==> flow/design.v <==
module alu #(
   parameter N_BITS = 32,
   parameter N_OPCODE = 6
)
(  input [N_BITS-1:0]   i_datoA,
   input [N_BITS-1:0]   i_datoB,
   input [N_OPCODE-1:0] i_opcode,
   output reg  [N_BITS-1:0] o_aluResult,
   output                   o_cero
);
   always @(*) begin
      case(i_opcode)
         6'b000000:  o_aluResult = i_datoA & i_datoB;
         6'b000001:   o_aluResult = i_datoA | i_datoB;
         6'b000010:  o_aluResult = i_datoA + i_datoB;
         6'b000011: o_aluResult = $unsigned(i_datoA) + $unsigned(i_datoB);
         6'b000100:  o_aluResult = ~(i_datoA | i_datoB);
         6'b000101:  begin
                o_aluResult = i_datoA ^ i_datoB; 
                end
         6'b000110:  o_aluResult = i_datoA << i_datoB;
         6'b000111:  o_aluResult = i_datoA >> i_datoB;
         6'b001000:  o_aluResult = i_datoA >>> i_datoB;
         6'b001001: o_aluResult = i_datoB << i_datoA;
         6'b001010: o_aluResult = i_datoB >> i_datoA;
         6'b001011: o_aluResult = i_datoB >>> i_datoA;
         6'b001100: o_aluResult = $unsigned(i_datoA) - $unsigned(i_datoB);
         6'b001101:  o_aluResult = i_datoA - i_datoB;
         6'b001110:  o_aluResult = i_datoA < i_datoB;
         6'b001111:  o_aluResult = i_datoB << 16;
         6'b010000:   o_aluResult = (i_datoA + i_datoB) & 32'h000000ff;
         6'b010001:   o_aluResult = (i_datoA + i_datoB) & 32'h0000ffff;
         6'b010010:  o_aluResult = ($unsigned(i_datoA) + $unsigned(i_datoB)) & 32'h000000ff;
         6'b010011:  o_aluResult = ($unsigned(i_datoA) + $unsigned(i_datoB)) & 32'h0000ffff;
         default: o_aluResult = {N_BITS{1'b0}}; 
      endcase
   end 
   assign o_cero = (o_aluResult == 0);
endmodule
`timescale 1ns / 1ps
module aluControl#(
      parameter N_OPCODE  = 6,
      parameter N_ALUOP = 2
)
(  input  [N_OPCODE-1:0]  i_funct,  
   input  [N_OPCODE-1:0]  i_op,     
   input  [N_ALUOP-1:0] i_aluOp,  
   output reg [N_OPCODE-1:0] o_opcodeAlu
);
   always@(*) begin
      case(i_aluOp)
      2'b00:  
      begin
         case(i_op)  
            6'b100000: o_opcodeAlu = 6'b010000;  
            6'b100001: o_opcodeAlu = 6'b010001;  
            6'b100011: o_opcodeAlu = 6'b010001;  
            6'b100100: o_opcodeAlu = 6'b010010;  
            6'b100101: o_opcodeAlu = 6'b010011;  
            6'b100111: o_opcodeAlu = 6'b000011;  
            6'b101000: o_opcodeAlu = 6'b0;  
            6'b101001: o_opcodeAlu = 6'b0;  
            6'b101011: o_opcodeAlu = 6'b0;  
            default: o_opcodeAlu = {N_OPCODE{1'b1}};   
         endcase
      end
      2'b01:  
      begin
         case(i_op)
            6'b000100,
            6'b000101: o_opcodeAlu = {N_OPCODE{1'b1}};  
            default: o_opcodeAlu = {N_OPCODE{1'b1}};
         endcase
      end
      2'b10:  
      begin
         case(i_funct)  
            6'b100100: o_opcodeAlu = 6'b000000;  
            6'b100101: o_opcodeAlu = 6'b000001;  
            6'b100001: o_opcodeAlu = 6'b000011;  
            6'b100111: o_opcodeAlu = 6'b000100;  
            6'b100110: o_opcodeAlu = 6'b000101;  
            6'b000000: o_opcodeAlu = 6'b000010;  
            6'b000011: o_opcodeAlu = 6'b001000;  
            6'b000100: o_opcodeAlu = 6'b001001;  
            6'b000110: o_opcodeAlu = 6'b001010;  
            6'b000111: o_opcodeAlu = 6'b001010;  
            6'b100011: o_opcodeAlu = 6'b001100;  
            6'b100010: o_opcodeAlu = 6'b001101;  
            6'b101010: o_opcodeAlu = 6'b001110;  
            6'b001000: o_opcodeAlu = {N_OPCODE{1'b1}};  
            6'b001001: o_opcodeAlu = {N_OPCODE{1'b1}};  
            default: o_opcodeAlu = {N_OPCODE{1'b1}};  
         endcase
      end
      2'b11:  
      begin
         case(i_op)  
            6'b001111: o_opcodeAlu = 6'b001111;  
            6'b001000: o_opcodeAlu = 6'b000010;  
            6'b001100: o_opcodeAlu = 6'b000000;  
            6'b001101: o_opcodeAlu = 6'b000001;  
            6'b001110: o_opcodeAlu = 6'b000101;  
            6'b001010: o_opcodeAlu = 6'b001110;  
            default: o_opcodeAlu = {N_OPCODE{1'b1}};  
         endcase
      end
      default: o_opcodeAlu = {N_OPCODE{1'b1}};  
      endcase
   end  
endmodule
`timescale 1ns / 1ps
module fowarding_unit #(
   parameter N_BITS_REG = 6
)
(   
   input  [N_BITS_REG-1:0] i_rt_id,
   input  [N_BITS_REG-1:0] i_rs_id,
   input  [N_BITS_REG-1:0] i_rd_EX_MEM,
   input  i_regWrite_EX_MEM,
   input  [N_BITS_REG-1:0] i_rd_MEM_WB, 
   input  i_regWrite_MEM_WB,
   output reg [1:0] o_forwardA,
   output reg [1:0] o_forwardB
);
   reg [2:0] temp1_EX;   
   reg [2:0] temp2_EX;   
   reg [3:0] temp1_MEM;  
   reg [3:0] temp2_MEM;  
   always @(*) begin 
      o_forwardA = 2'b00;
      o_forwardB = 2'b00;
      temp1_EX = {i_regWrite_EX_MEM, 
                     (i_rd_EX_MEM != 0), 
                     (i_rd_EX_MEM == i_rs_id)};
      temp2_EX = {i_regWrite_EX_MEM, 
                     (i_rd_EX_MEM != 0), 
                     (i_rd_EX_MEM == i_rt_id)};
      if(temp1_EX == 3'b111)
         o_forwardA = 2'b10;  
      if(temp2_EX == 3'b111)
         o_forwardB = 2'b10;  
      temp1_MEM = {i_regWrite_MEM_WB, 
                     (i_rd_MEM_WB != 0),
                  ~(i_regWrite_EX_MEM && (i_rd_EX_MEM != 0) && (i_rd_EX_MEM == i_rs_id)), 
                     (i_rd_MEM_WB == i_rs_id)};
      temp2_MEM = {i_regWrite_MEM_WB, 
                     (i_rd_MEM_WB != 0),
                  ~(i_regWrite_EX_MEM && (i_rd_EX_MEM != 0) && (i_rd_EX_MEM == i_rt_id)), 
                     (i_rd_MEM_WB == i_rt_id)};
      if(temp1_MEM == 4'b1111)
         o_forwardA = 2'b01;  
      if(temp2_MEM == 4'b1111)
         o_forwardB = 2'b01;  
   end 
endmodule
`timescale 1ns / 1ps
module IExecute #(
   parameter N_BITS = 32,
   parameter N_BITS_REG = 5,
   parameter N_OPCODE = 6
)
(  input i_clk, i_reset,
   input  i_exec_mode,
   input  i_step,
   input [1:0] i_aluOP,  
   input i_aluSrc,
   input [N_BITS-1:0] i_datoLeido1,  
   input [N_BITS-1:0] i_datoLeido2,
   input [N_BITS-1:0] i_datoExtSigno,
   input [N_BITS-1:0] i_instruccion,  
   input [N_BITS_REG-1:0] i_rt_id,  
   input [N_BITS_REG-1:0] i_rd_id,  
   input [N_BITS_REG-1:0] i_rt_OR_rd,  
   input [N_BITS_REG-1:0] i_rd_EX_MEM,  
   input [N_BITS_REG-1:0] i_rd_MEM_WB,  
   input [N_BITS_REG-1:0] i_rs_id,      
   input [N_BITS-1:0] i_wbData,
   input [N_BITS-1:0] i_memData,
   input i_memToReg,
   input i_regWrite_EX_MEM,
   input i_regWrite_MEM_WB,
   input [1:0] i_branch,
   input i_memWrite,
   input [1:0]i_memRead,
   input i_regWrite,
   input i_halt,
   output reg [N_BITS-1:0] o_instruccion,
   output reg  o_ceroSignal,
   output reg  [N_BITS-1:0] o_aluResult,
   output reg [N_BITS-1:0] o_datoLeido2,
   output reg [N_BITS_REG-1:0] o_rd_data,  
   output reg [N_BITS_REG-1:0] o_rt_OR_rd,
   output reg o_memToReg,
   output reg [1:0] o_branch,
   output reg o_memWrite,
   output reg o_memRead,
   output reg o_regWrite,
   output reg o_halt
);
   wire  [N_BITS-1:0] w_aluResult;
   wire  w_ceroSignal;
   wire [1:0] w_forwardA;
   wire [1:0] w_forwardB;
   reg [N_BITS-1:0] dato1ALU;  
   reg [N_BITS-1:0] dato2ALU;  
   reg [N_BITS-1:0] dato2_preALU;  
   wire [N_OPCODE-1:0] aluOpcode;  
   reg memToReg;
   reg regWrite_EX_MEM;
   reg regWrite_MEM_WB;
   reg branch;
   reg memWrite;
   reg memRead;
   always @(*)begin  
      case(w_forwardA)
         2'b00: dato1ALU = i_datoLeido1; 
         2'b01: dato1ALU = i_wbData;
         2'b10: dato1ALU = i_memData;
         default: dato1ALU = 32'h00000000;
      endcase
   end 
   always @(*)begin  
      case(w_forwardB)
         2'b00: dato2_preALU = i_datoLeido2; 
         2'b01: dato2_preALU = i_wbData;
         2'b10: dato2_preALU = i_memData;
         default: dato2_preALU = 32'h00000000;
      endcase
   end 
   always @(*)begin  
      case(i_aluSrc)
         1'b0: dato2ALU = dato2_preALU;
         1'b1: dato2ALU = i_datoExtSigno;
         default: dato2ALU = 32'h00000000;
      endcase
   end 
   always@(posedge i_clk) begin: EX_MEM
      if(i_reset) begin
         o_memToReg <= 1'b0;
         o_branch   <= 1'b0;
         o_memWrite <= 1'b0;
         o_memRead  <= 1'b0;
         o_aluResult <= 32'h00000000;
         o_ceroSignal <= 1'b0;
         o_datoLeido2 <= 32'h00000000;
         o_rd_data <= 6'b000000;
         o_rt_OR_rd <= 6'b000000;
         o_regWrite  <= 1'b0;
      end 
      else begin
         if((i_exec_mode == 1'b0 || (i_exec_mode && i_step)))
         begin
            o_instruccion <= i_instruccion;
            o_memToReg <= i_memToReg;
            o_branch   <= i_branch;
            o_memWrite <= i_memWrite;
            o_memRead  <= i_memRead;
            o_aluResult <= w_aluResult;
            o_ceroSignal <= w_ceroSignal;
            o_datoLeido2 <= dato2_preALU; 
            o_rd_data <= i_rd_id; 
            o_rt_OR_rd <= i_rt_OR_rd; 
            o_regWrite  <= i_regWrite;
            o_halt      <= i_halt;
         end
      end 
   end 
   aluControl
   u_aluBlock (
      .i_aluOp(i_aluOP),   
      .i_funct(i_instruccion[5:0]),  
      .i_op(i_instruccion[31:26]),  
      .o_opcodeAlu(aluOpcode)  
   );
   alu
   u_alu_1(
      .i_datoA(dato1ALU),
      .i_datoB(dato2ALU),
      .i_opcode(aluOpcode),
      .o_aluResult(w_aluResult),
      .o_cero(w_ceroSignal)
   );
   fowarding_unit
   u_corto (
      .i_rt_id(i_rt_id),
      .i_rs_id(i_rs_id),
      .i_rd_EX_MEM(i_rd_EX_MEM),
      .i_regWrite_EX_MEM(i_regWrite_EX_MEM),
      .i_rd_MEM_WB(i_rd_MEM_WB),
      .i_regWrite_MEM_WB(i_regWrite_MEM_WB),
      .o_forwardA(w_forwardA),
      .o_forwardB(w_forwardB)
   );
endmodule
Tool chain data of IExecute. Module IExecute before and after one edit of its RTL, step after step. Lines under "original" count in the file above, lines under "edited" in the edited file. "change" is "edited" less "original", of the values as shown. Library cell names are shortened. Not given: -

Design top: IExecute. Clock port: i_clk. Library: sky130hd. Corner: tt_025C_1v80.

Diff. The edit as a unified diff against the file above. The edited RTL no longer does the same as the RTL above: the edit was made by script, with no optimisation intended.

```diff
@@ -119,5 +119,5 @@
    input  [N_BITS_REG-1:0] i_rd_EX_MEM,
    input  i_regWrite_EX_MEM,
-   input  [N_BITS_REG-1:0] i_rd_MEM_WB, 
+   input  [N_BITS_REG/2-1:0] i_rd_MEM_WB, 
    input  i_regWrite_MEM_WB,
    output reg [1:0] o_forwardA,
```

Elaborated design. Counts by Yosys on the flattened word-level netlist (proc, flatten, opt, wreduce; memories kept). Register bits leave out memories and registers merged into their read ports (data or address). Print and check cells are left out. Cells with the same type and inputs are merged into one. Yosys's memory passes give these memory sizes; they may raise the number of words (mostly to a power of two), join words into wider ones and drop unused or constant bits.

Bit counts: memory cells (original 1, edited 1, change 0); ROM bits (original 384, edited 384, change 0); flip-flop bits (word level) (original 114, edited 114, change 0); cells after elaboration (original 110, edited 110, change 0).

Cells by class: reduce/logical cells (original 19, edited 19, change 0); $add $sub $neg (original 2, edited 2, change 0); bitwise logic cells (original 9, edited 9, change 0); equal/unequal tests (original 49, edited 49, change 0); multiplexer cells (original 11, edited 11, change 0); shift-type cells (original 6, edited 6, change 0); $lt $le $gt $ge (original 1, edited 1, change 0).

Memories: shape (words x width / read and write ports) (original 64 x 6 bit 1R0W, edited 64 x 6 bit 1R0W).

Operators with widths: equality test 5 bit (original 4, edited 2, change -2); equality test 3 x 5 -> 1 bit (original 0, edited 2, change +2); nonzero test 6 bit (original 2, edited 1, change -1); nonzero test 3 bit (original 0, edited 1, change +1).

Operator kinds equal on both sides are left out: 35.

Longest topological paths. Depth = most cells in a row (Yosys ltp): at word level without a register or memory, in the mapped netlist without a sequential cell, where the memories' decode and read muxes count.

Depth: depth after elaboration (original 13, edited 13, change 0); ABC_AREA (original 0, edited 0); mapped depth (original 30, edited 29, change -1); gate-level depth less buffers (original 25, edited 23, change -2).

Netlist. The flow's flattened synthesis, as Yosys stat reports it; memories are mapped. The netlist is that of the ABC_AREA named above (0 if unset); the other value can give another one.

Cell types: nor3_1 (original 210, edited 104, change -106); a211oi_1 (original 128, edited 60, change -68); nand2_1 (original 217, edited 266, change +49); a311oi_1 (original 66, edited 21, change -45); mux2i_1 (original 56, edited 99, change +43); nor4_1 (original 39, edited 69, change +30); clkbuf_1 (original 152, edited 125, change -27); nand3_1 (original 186, edited 163, change -23); a221oi_1 (original 41, edited 21, change -20); o21ai_0 (original 209, edited 190, change -19); o22ai_1 (original 53, edited 35, change -18); a32oi_1 (original 6, edited 24, change +18); nor2_1 (original 293, edited 277, change -16); and3_1 (original 18, edited 34, change +16); a21boi_0 (original 3, edited 18, change +15); a41o_1 (original 0, edited 15, change +15); inv_1 (original 97, edited 111, change +14); a31oi_1 (original 41, edited 54, change +13).

Cell types equal on both sides are left out: 11. Not every row of either side is listed.

Mapped netlist: flip-flops (original 114, edited 114, change 0); buffers (original 251, edited 231, change -20); standard cells after synthesis (original 2953, edited 2924, change -29); sequential part of the area (um^2) (original 2612.5, edited 2612.5, change 0.0); cell area after synthesis (um^2) (original 19846.5, edited 20086.8, change +240.3).

By module: a second synthesis without flattening, with its own total; a netlist apart from the flattened one above.

Second synthesis, totals: cells (unflattened synthesis) (original 2817, edited 2810, change -7); area total of the unflattened synthesis (um^2) (original 20363.3, edited 20278.2, change -85.1).

Rows give one instance, submodules left out.

Modules, original: alu (times used 1, seq. area 0.0 um^2, cells 2068, area 13817.0 um^2); IExecute (times used 1, seq. area 2612.5 um^2, cells 642, area 5749.3 um^2); aluControl (times used 1, seq. area 0.0 um^2, cells 70, area 466.7 um^2); fowarding_unit (times used 1, seq. area 0.0 um^2, cells 37, area 330.3 um^2).

Modules, edited: alu (times used 1, seq. area 0.0 um^2, cells 2068, area 13817.0 um^2); IExecute (times used 1, seq. area 2612.5 um^2, cells 642, area 5749.3 um^2); aluControl (times used 1, seq. area 0.0 um^2, cells 70, area 466.7 um^2); fowarding_unit (times used 1, seq. area 0.0 um^2, cells 30, area 245.2 um^2).

Timing after synthesis. Source: OpenSTA report_checks on the synthesized netlist (no wires, ideal clock, input and output delay 20% of the period each), path of least setup slack; recovery checks are left aside. Register names are those of the netlist, which keeps one name where synthesis merged equal registers.

Timing path post-synthesis: path kind (original input-to-reg, edited input-to-reg); start (original input i_rs_id[4], edited input i_rd_EX_MEM[4]); end (original register o_ceroSignal, edited register o_ceroSignal); path buffers (original 6, edited 5, change -1); path slack (ns) (original 3.151, edited 4.073, change +0.922); arrival (ns) (original 8.756, edited 7.839, change -0.917); path delay (ns) (original 6.448, edited 5.527, change -0.921); stages (original 27, edited 27, change 0); required time (ns) (original 11.908, edited 11.912, change +0.004); input delay (ns) (original 2.400, edited 2.400, change 0.000); period (ns) (original 12.0, edited 12.0, change 0.0); setup time (ns) (original 0.092, edited 0.088, change -0.004); period reached after synthesis (ns) (original 8.849, edited 7.927, change -0.922).

"path delay" = arrival - input delay + setup time. "stages" counts driving pins, that of a launching flip-flop among them; a cell with two outputs on the path counts twice. "period reached after synthesis" = period - worst setup slack (recovery checks aside). The figure is calculated, with input and output delays left at 20% of the set period. The rows between start and end are the longest chain of elaborated cells between them; the timing report does not say that the signal goes this way. Where chains are equally long, one stands for them. Each line given opens the expression or statement behind the cell; cells for indexed reads and writes are added by Yosys, which also makes memories of some case tables.

Between the ends, post-synthesis, original:
Cells stage by stage: xor2_1 > or4b_1 > clkbuf_1 > nor2_2 > mux2i_1 > o21ai_1 > clkbuf_1 > clkbuf_1 > buf_1 > clkbuf_1 > ha_1 > clkbuf_1 > nor2b_1 > o21ai_0 > a21boi_0 > o21a_1 > a41oi_1 > o311a_1 > o41ai_1 > a221oi_1 > o31ai_1 > a21oi_1 > a2111oi_0 > nand4_1 > nor4_1 > nand4_1 > o32ai_1. Under length of the longest elaborated chain stands 11. The figure for elaborated cells between the ends (all ways) is 27. Those cells by class: add/sub (2); compare (1); eq/ne (6); shift (6); mux (4); logic (5); reduce/logical (3).

Ends and longest elaborated chain, post-synthesis, original: from (decl) (RTL line 177) `input [N_BITS_REG-1:0] i_rs_id,`; equality test 5 bit (RTL line 145) `~(i_regWrite_EX_MEM && (i_rd_EX_MEM != 0) && (i_rd_EX_MEM == i_rs_id)),`; logical AND 1 bit (RTL line 145); inverter 1 bit (RTL line 145); equality test 4 bit (RTL line 151) `if(temp1_MEM == 4'b1111)`; two-way mux 2 bit (RTL line 151); equality test 2 bit (RTL line 216) `case(w_forwardA)`; case mux 32 bit (select 3 bit) (RTL line 216); OR 32 bit (RTL line 17) `6'b000100:  o_aluResult = ~(i_datoA | i_datoB);`; inverter 32 bit (RTL line 17); case mux 32 bit (select 16 bit) (RTL line 12) `case(i_opcode)`; logical NOT 32 bit (RTL line 38) `assign o_cero = (o_aluResult == 0);`; to (assign) (RTL line 245) `o_ceroSignal <= 1'b0;`; to (assign) (RTL line 260) `o_ceroSignal <= w_ceroSignal;`; to (decl) (RTL line 189) `output reg  o_ceroSignal,`.

Between the ends, post-synthesis, edited:
Cells stage by stage: or4_4 > o21a_1 > buf_6 > buf_6 > nand3_2 > a31o_4 > inv_2 > buf_2 > clkbuf_1 > buf_1 > ha_1 > fa_1 > nor2b_1 > o21bai_1 > a21oi_1 > o211ai_1 > a31oi_1 > a211oi_1 > or3_1 > a21oi_1 > or4_1 > a211oi_1 > nor4b_1 > nand4_1 > nor4_2 > nand4_1 > o32ai_2. Under length of the longest elaborated chain stands 13. The figure for elaborated cells between the ends (all ways) is 40. Those cells by class: add/sub (2); compare (1); eq/ne (10); shift (6); mux (8); logic (6); reduce/logical (7).

Ends and longest elaborated chain, post-synthesis, edited: from (decl) (RTL line 175) `input [N_BITS_REG-1:0] i_rd_EX_MEM,`; nonzero test 6 bit (RTL line 149) `~(i_regWrite_EX_MEM && (i_rd_EX_MEM != 0) && (i_rd_EX_MEM == i_rt_id)),`; logical AND 1 bit x2 (RTL line 149); inverter 1 bit (RTL line 149); equality test 4 bit (RTL line 153) `if(temp2_MEM == 4'b1111)`; two-way mux 2 bit (RTL line 153); equality test 2 bit (RTL line 224) `case(w_forwardB)`; case mux 32 bit (select 3 bit) (RTL line 224); case mux 32 bit (select 2 bit) (RTL line 232) `case(i_aluSrc)`; OR 32 bit (RTL line 17) `6'b000100:  o_aluResult = ~(i_datoA | i_datoB);`; inverter 32 bit (RTL line 17); case mux 32 bit (select 16 bit) (RTL line 12) `case(i_opcode)`; logical NOT 32 bit (RTL line 38) `assign o_cero = (o_aluResult == 0);`; to (assign) (RTL line 245) `o_ceroSignal <= 1'b0;`; to (assign) (RTL line 260) `o_ceroSignal <= w_ceroSignal;`; to (decl) (RTL line 189) `output reg  o_ceroSignal,`.

Path in the finished layout. Path of least setup slack in the final report of the runs of pair A (OpenROAD, finished layout, wires in). Where an end is a register, its clock arrival counts in the times.

Timing path post-layout: path kind (original input-to-reg, edited input-to-reg); start (original input i_rd_EX_MEM[2], edited input i_rd_EX_MEM[4]); end (original register o_ceroSignal, edited register o_ceroSignal); input delay (ns) (original 2.16, edited 2.16, change 0.00); path buffers (original 4, edited 2, change -2); period (ns) (original 10.8, edited 10.8, change 0.0); required time (ns) (original 11.22, edited 11.15, change -0.07); arrival (ns) (original 10.56, edited 10.04, change -0.52); setup time (ns) (original 0.09, edited 0.09, change 0.00); stages (original 25, edited 22, change -3); path slack (ns) (original 0.67, edited 1.10, change +0.43).

The rows between start and end are the longest chain of elaborated cells between them; the timing report does not say that the signal goes this way. Where chains are equally long, one stands for them.

Between the ends, post-layout, original:
Cells stage by stage: clkdlybuf4s50_1 > or4_4 > o211ai_4 > or2_2 > buf_4 > a311oi_1 > a21oi_2 > ha_1 > o21ai_0 > a21boi_0 > o21a_1 > a41oi_1 > o311a_1 > o41ai_1 > a221oi_1 > o31ai_1 > o22a_1 > a21oi_1 > nor4_1 > buf_4 > nand2_1 > nor4_1 > buf_4 > nand4_1 > o32ai_1. Under length of the longest elaborated chain stands 13. The figure for elaborated cells between the ends (all ways) is 40. Those cells by class: add/sub (2); compare (1); eq/ne (10); shift (6); mux (8); logic (6); reduce/logical (7).

Ends and longest elaborated chain, post-layout, original: from (decl) (RTL line 175) `input [N_BITS_REG-1:0] i_rd_EX_MEM,`; nonzero test 6 bit (RTL line 149) `~(i_regWrite_EX_MEM && (i_rd_EX_MEM != 0) && (i_rd_EX_MEM == i_rt_id)),`; logical AND 1 bit x2 (RTL line 149); inverter 1 bit (RTL line 149); equality test 4 bit (RTL line 153) `if(temp2_MEM == 4'b1111)`; two-way mux 2 bit (RTL line 153); equality test 2 bit (RTL line 224) `case(w_forwardB)`; case mux 32 bit (select 3 bit) (RTL line 224); case mux 32 bit (select 2 bit) (RTL line 232) `case(i_aluSrc)`; OR 32 bit (RTL line 17) `6'b000100:  o_aluResult = ~(i_datoA | i_datoB);`; inverter 32 bit (RTL line 17); case mux 32 bit (select 16 bit) (RTL line 12) `case(i_opcode)`; logical NOT 32 bit (RTL line 38) `assign o_cero = (o_aluResult == 0);`; to (assign) (RTL line 245) `o_ceroSignal <= 1'b0;`; to (assign) (RTL line 260) `o_ceroSignal <= w_ceroSignal;`; to (decl) (RTL line 189) `output reg  o_ceroSignal,`.

Between the ends, post-layout, edited:
Cells stage by stage: clkdlybuf4s50_1 > or4_4 > o211ai_2 > o21ai_1 > buf_4 > o31ai_2 > ha_1 > nand2_1 > a21oi_1 > o211ai_1 > and3_1 > o2bb2ai_1 > o31a_1 > o21ai_0 > a221oi_1 > o21ai_0 > nand4_1 > a21boi_0 > o311ai_0 > o21ai_0 > nand2_1 > o32ai_2. Under length of the longest elaborated chain stands 13. The figure for elaborated cells between the ends (all ways) is 40. Those cells by class: add/sub (2); compare (1); eq/ne (10); shift (6); mux (8); logic (6); reduce/logical (7).

Ends and longest elaborated chain, post-layout, edited: from (decl) (RTL line 175) `input [N_BITS_REG-1:0] i_rd_EX_MEM,`; nonzero test 6 bit (RTL line 149) `~(i_regWrite_EX_MEM && (i_rd_EX_MEM != 0) && (i_rd_EX_MEM == i_rt_id)),`; logical AND 1 bit x2 (RTL line 149); inverter 1 bit (RTL line 149); equality test 4 bit (RTL line 153) `if(temp2_MEM == 4'b1111)`; two-way mux 2 bit (RTL line 153); equality test 2 bit (RTL line 224) `case(w_forwardB)`; case mux 32 bit (select 3 bit) (RTL line 224); case mux 32 bit (select 2 bit) (RTL line 232) `case(i_aluSrc)`; OR 32 bit (RTL line 17) `6'b000100:  o_aluResult = ~(i_datoA | i_datoB);`; inverter 32 bit (RTL line 17); case mux 32 bit (select 16 bit) (RTL line 12) `case(i_opcode)`; logical NOT 32 bit (RTL line 38) `assign o_cero = (o_aluResult == 0);`; to (assign) (RTL line 245) `o_ceroSignal <= 1'b0;`; to (assign) (RTL line 260) `o_ceroSignal <= w_ceroSignal;`; to (decl) (RTL line 189) `output reg  o_ceroSignal,`.

Layout results. Both versions went through the flow (Yosys, OpenROAD) with the same settings in each pair. Constraints: input delay and output delay 20% of the set period each, output load 0.01 pF.

Flow settings, pair A:
For CORE_UTILIZATION the number is 40. Under period_ns stands 10.8. CAP_MARGIN: 20. CORE_MARGIN: 2. The figure for SLEW_MARGIN is 20.

Final reports, pair A: utilization of the finished layout (%) (original 51.6, edited 50.6, change -1.0); total power of the final layout (W) (original 0.002641, edited 0.002571, change -0.000070); post-route worst hold slack (ns) (original 0.458, edited 0.454, change -0.004); total negative setup slack (ns) (original 0.000, edited 0.000, change 0.000); worst setup slack after layout (ns) (original 0.668, edited 1.104, change +0.436); area of the standard cells in the finished layout (um^2) (original 25254.2, edited 25210.4, change -43.8); total die area (um^2) (original 51413.3, edited 52025.0, change +611.7); post-synthesis cell area (um^2) (original 19846.5, edited 20086.8, change +240.3); period achieved (ns) (original 10.132, edited 9.696, change -0.436).

Flow settings, pair B:
The entry for CELL_PAD_IN_SITES_DETAIL_PLACEMENT reads 1. The entry for CORE_ASPECT_RATIO reads 0.85. For CORE_UTILIZATION the number is 17. Under CTS_CLUSTER_SIZE stands 80. MAX_ROUTING_LAYER: met4. MIN_ROUTING_LAYER: met1. Under PLACE_DENSITY stands 0.48. The figure for SLEW_MARGIN is 25. For TNS_END_PERCENT the number is 35. Under period_ns stands 8.01. CAP_MARGIN: 20. CORE_MARGIN: 2.

Final reports, pair B: utilization of the finished layout (%) (original 27.6, edited 25.4, change -2.2); total power of the final layout (W) (original 0.004216, edited 0.003806, change -0.000410); post-route worst hold slack (ns) (original 0.450, edited 0.451, change +0.001); total negative setup slack (ns) (original 0.000, edited 0.000, change 0.000); worst setup slack after layout (ns) (original 0.164, edited 0.271, change +0.107); area of the standard cells in the finished layout (um^2) (original 31996.9, edited 29817.3, change -2179.6); total die area (um^2) (original 119501.0, edited 120932.0, change +1431.0); post-synthesis cell area (um^2) (original 19846.5, edited 20086.8, change +240.3); period achieved (ns) (original 7.846, edited 7.739, change -0.107).

"period achieved" is the run's clock period less its worst setup slack. It is reckoned from that one timing run; input and output delays stay at 20% of the period that was set. "total power of the final layout" rests on the timing tool's default activity at the inputs, not on a simulated workload.
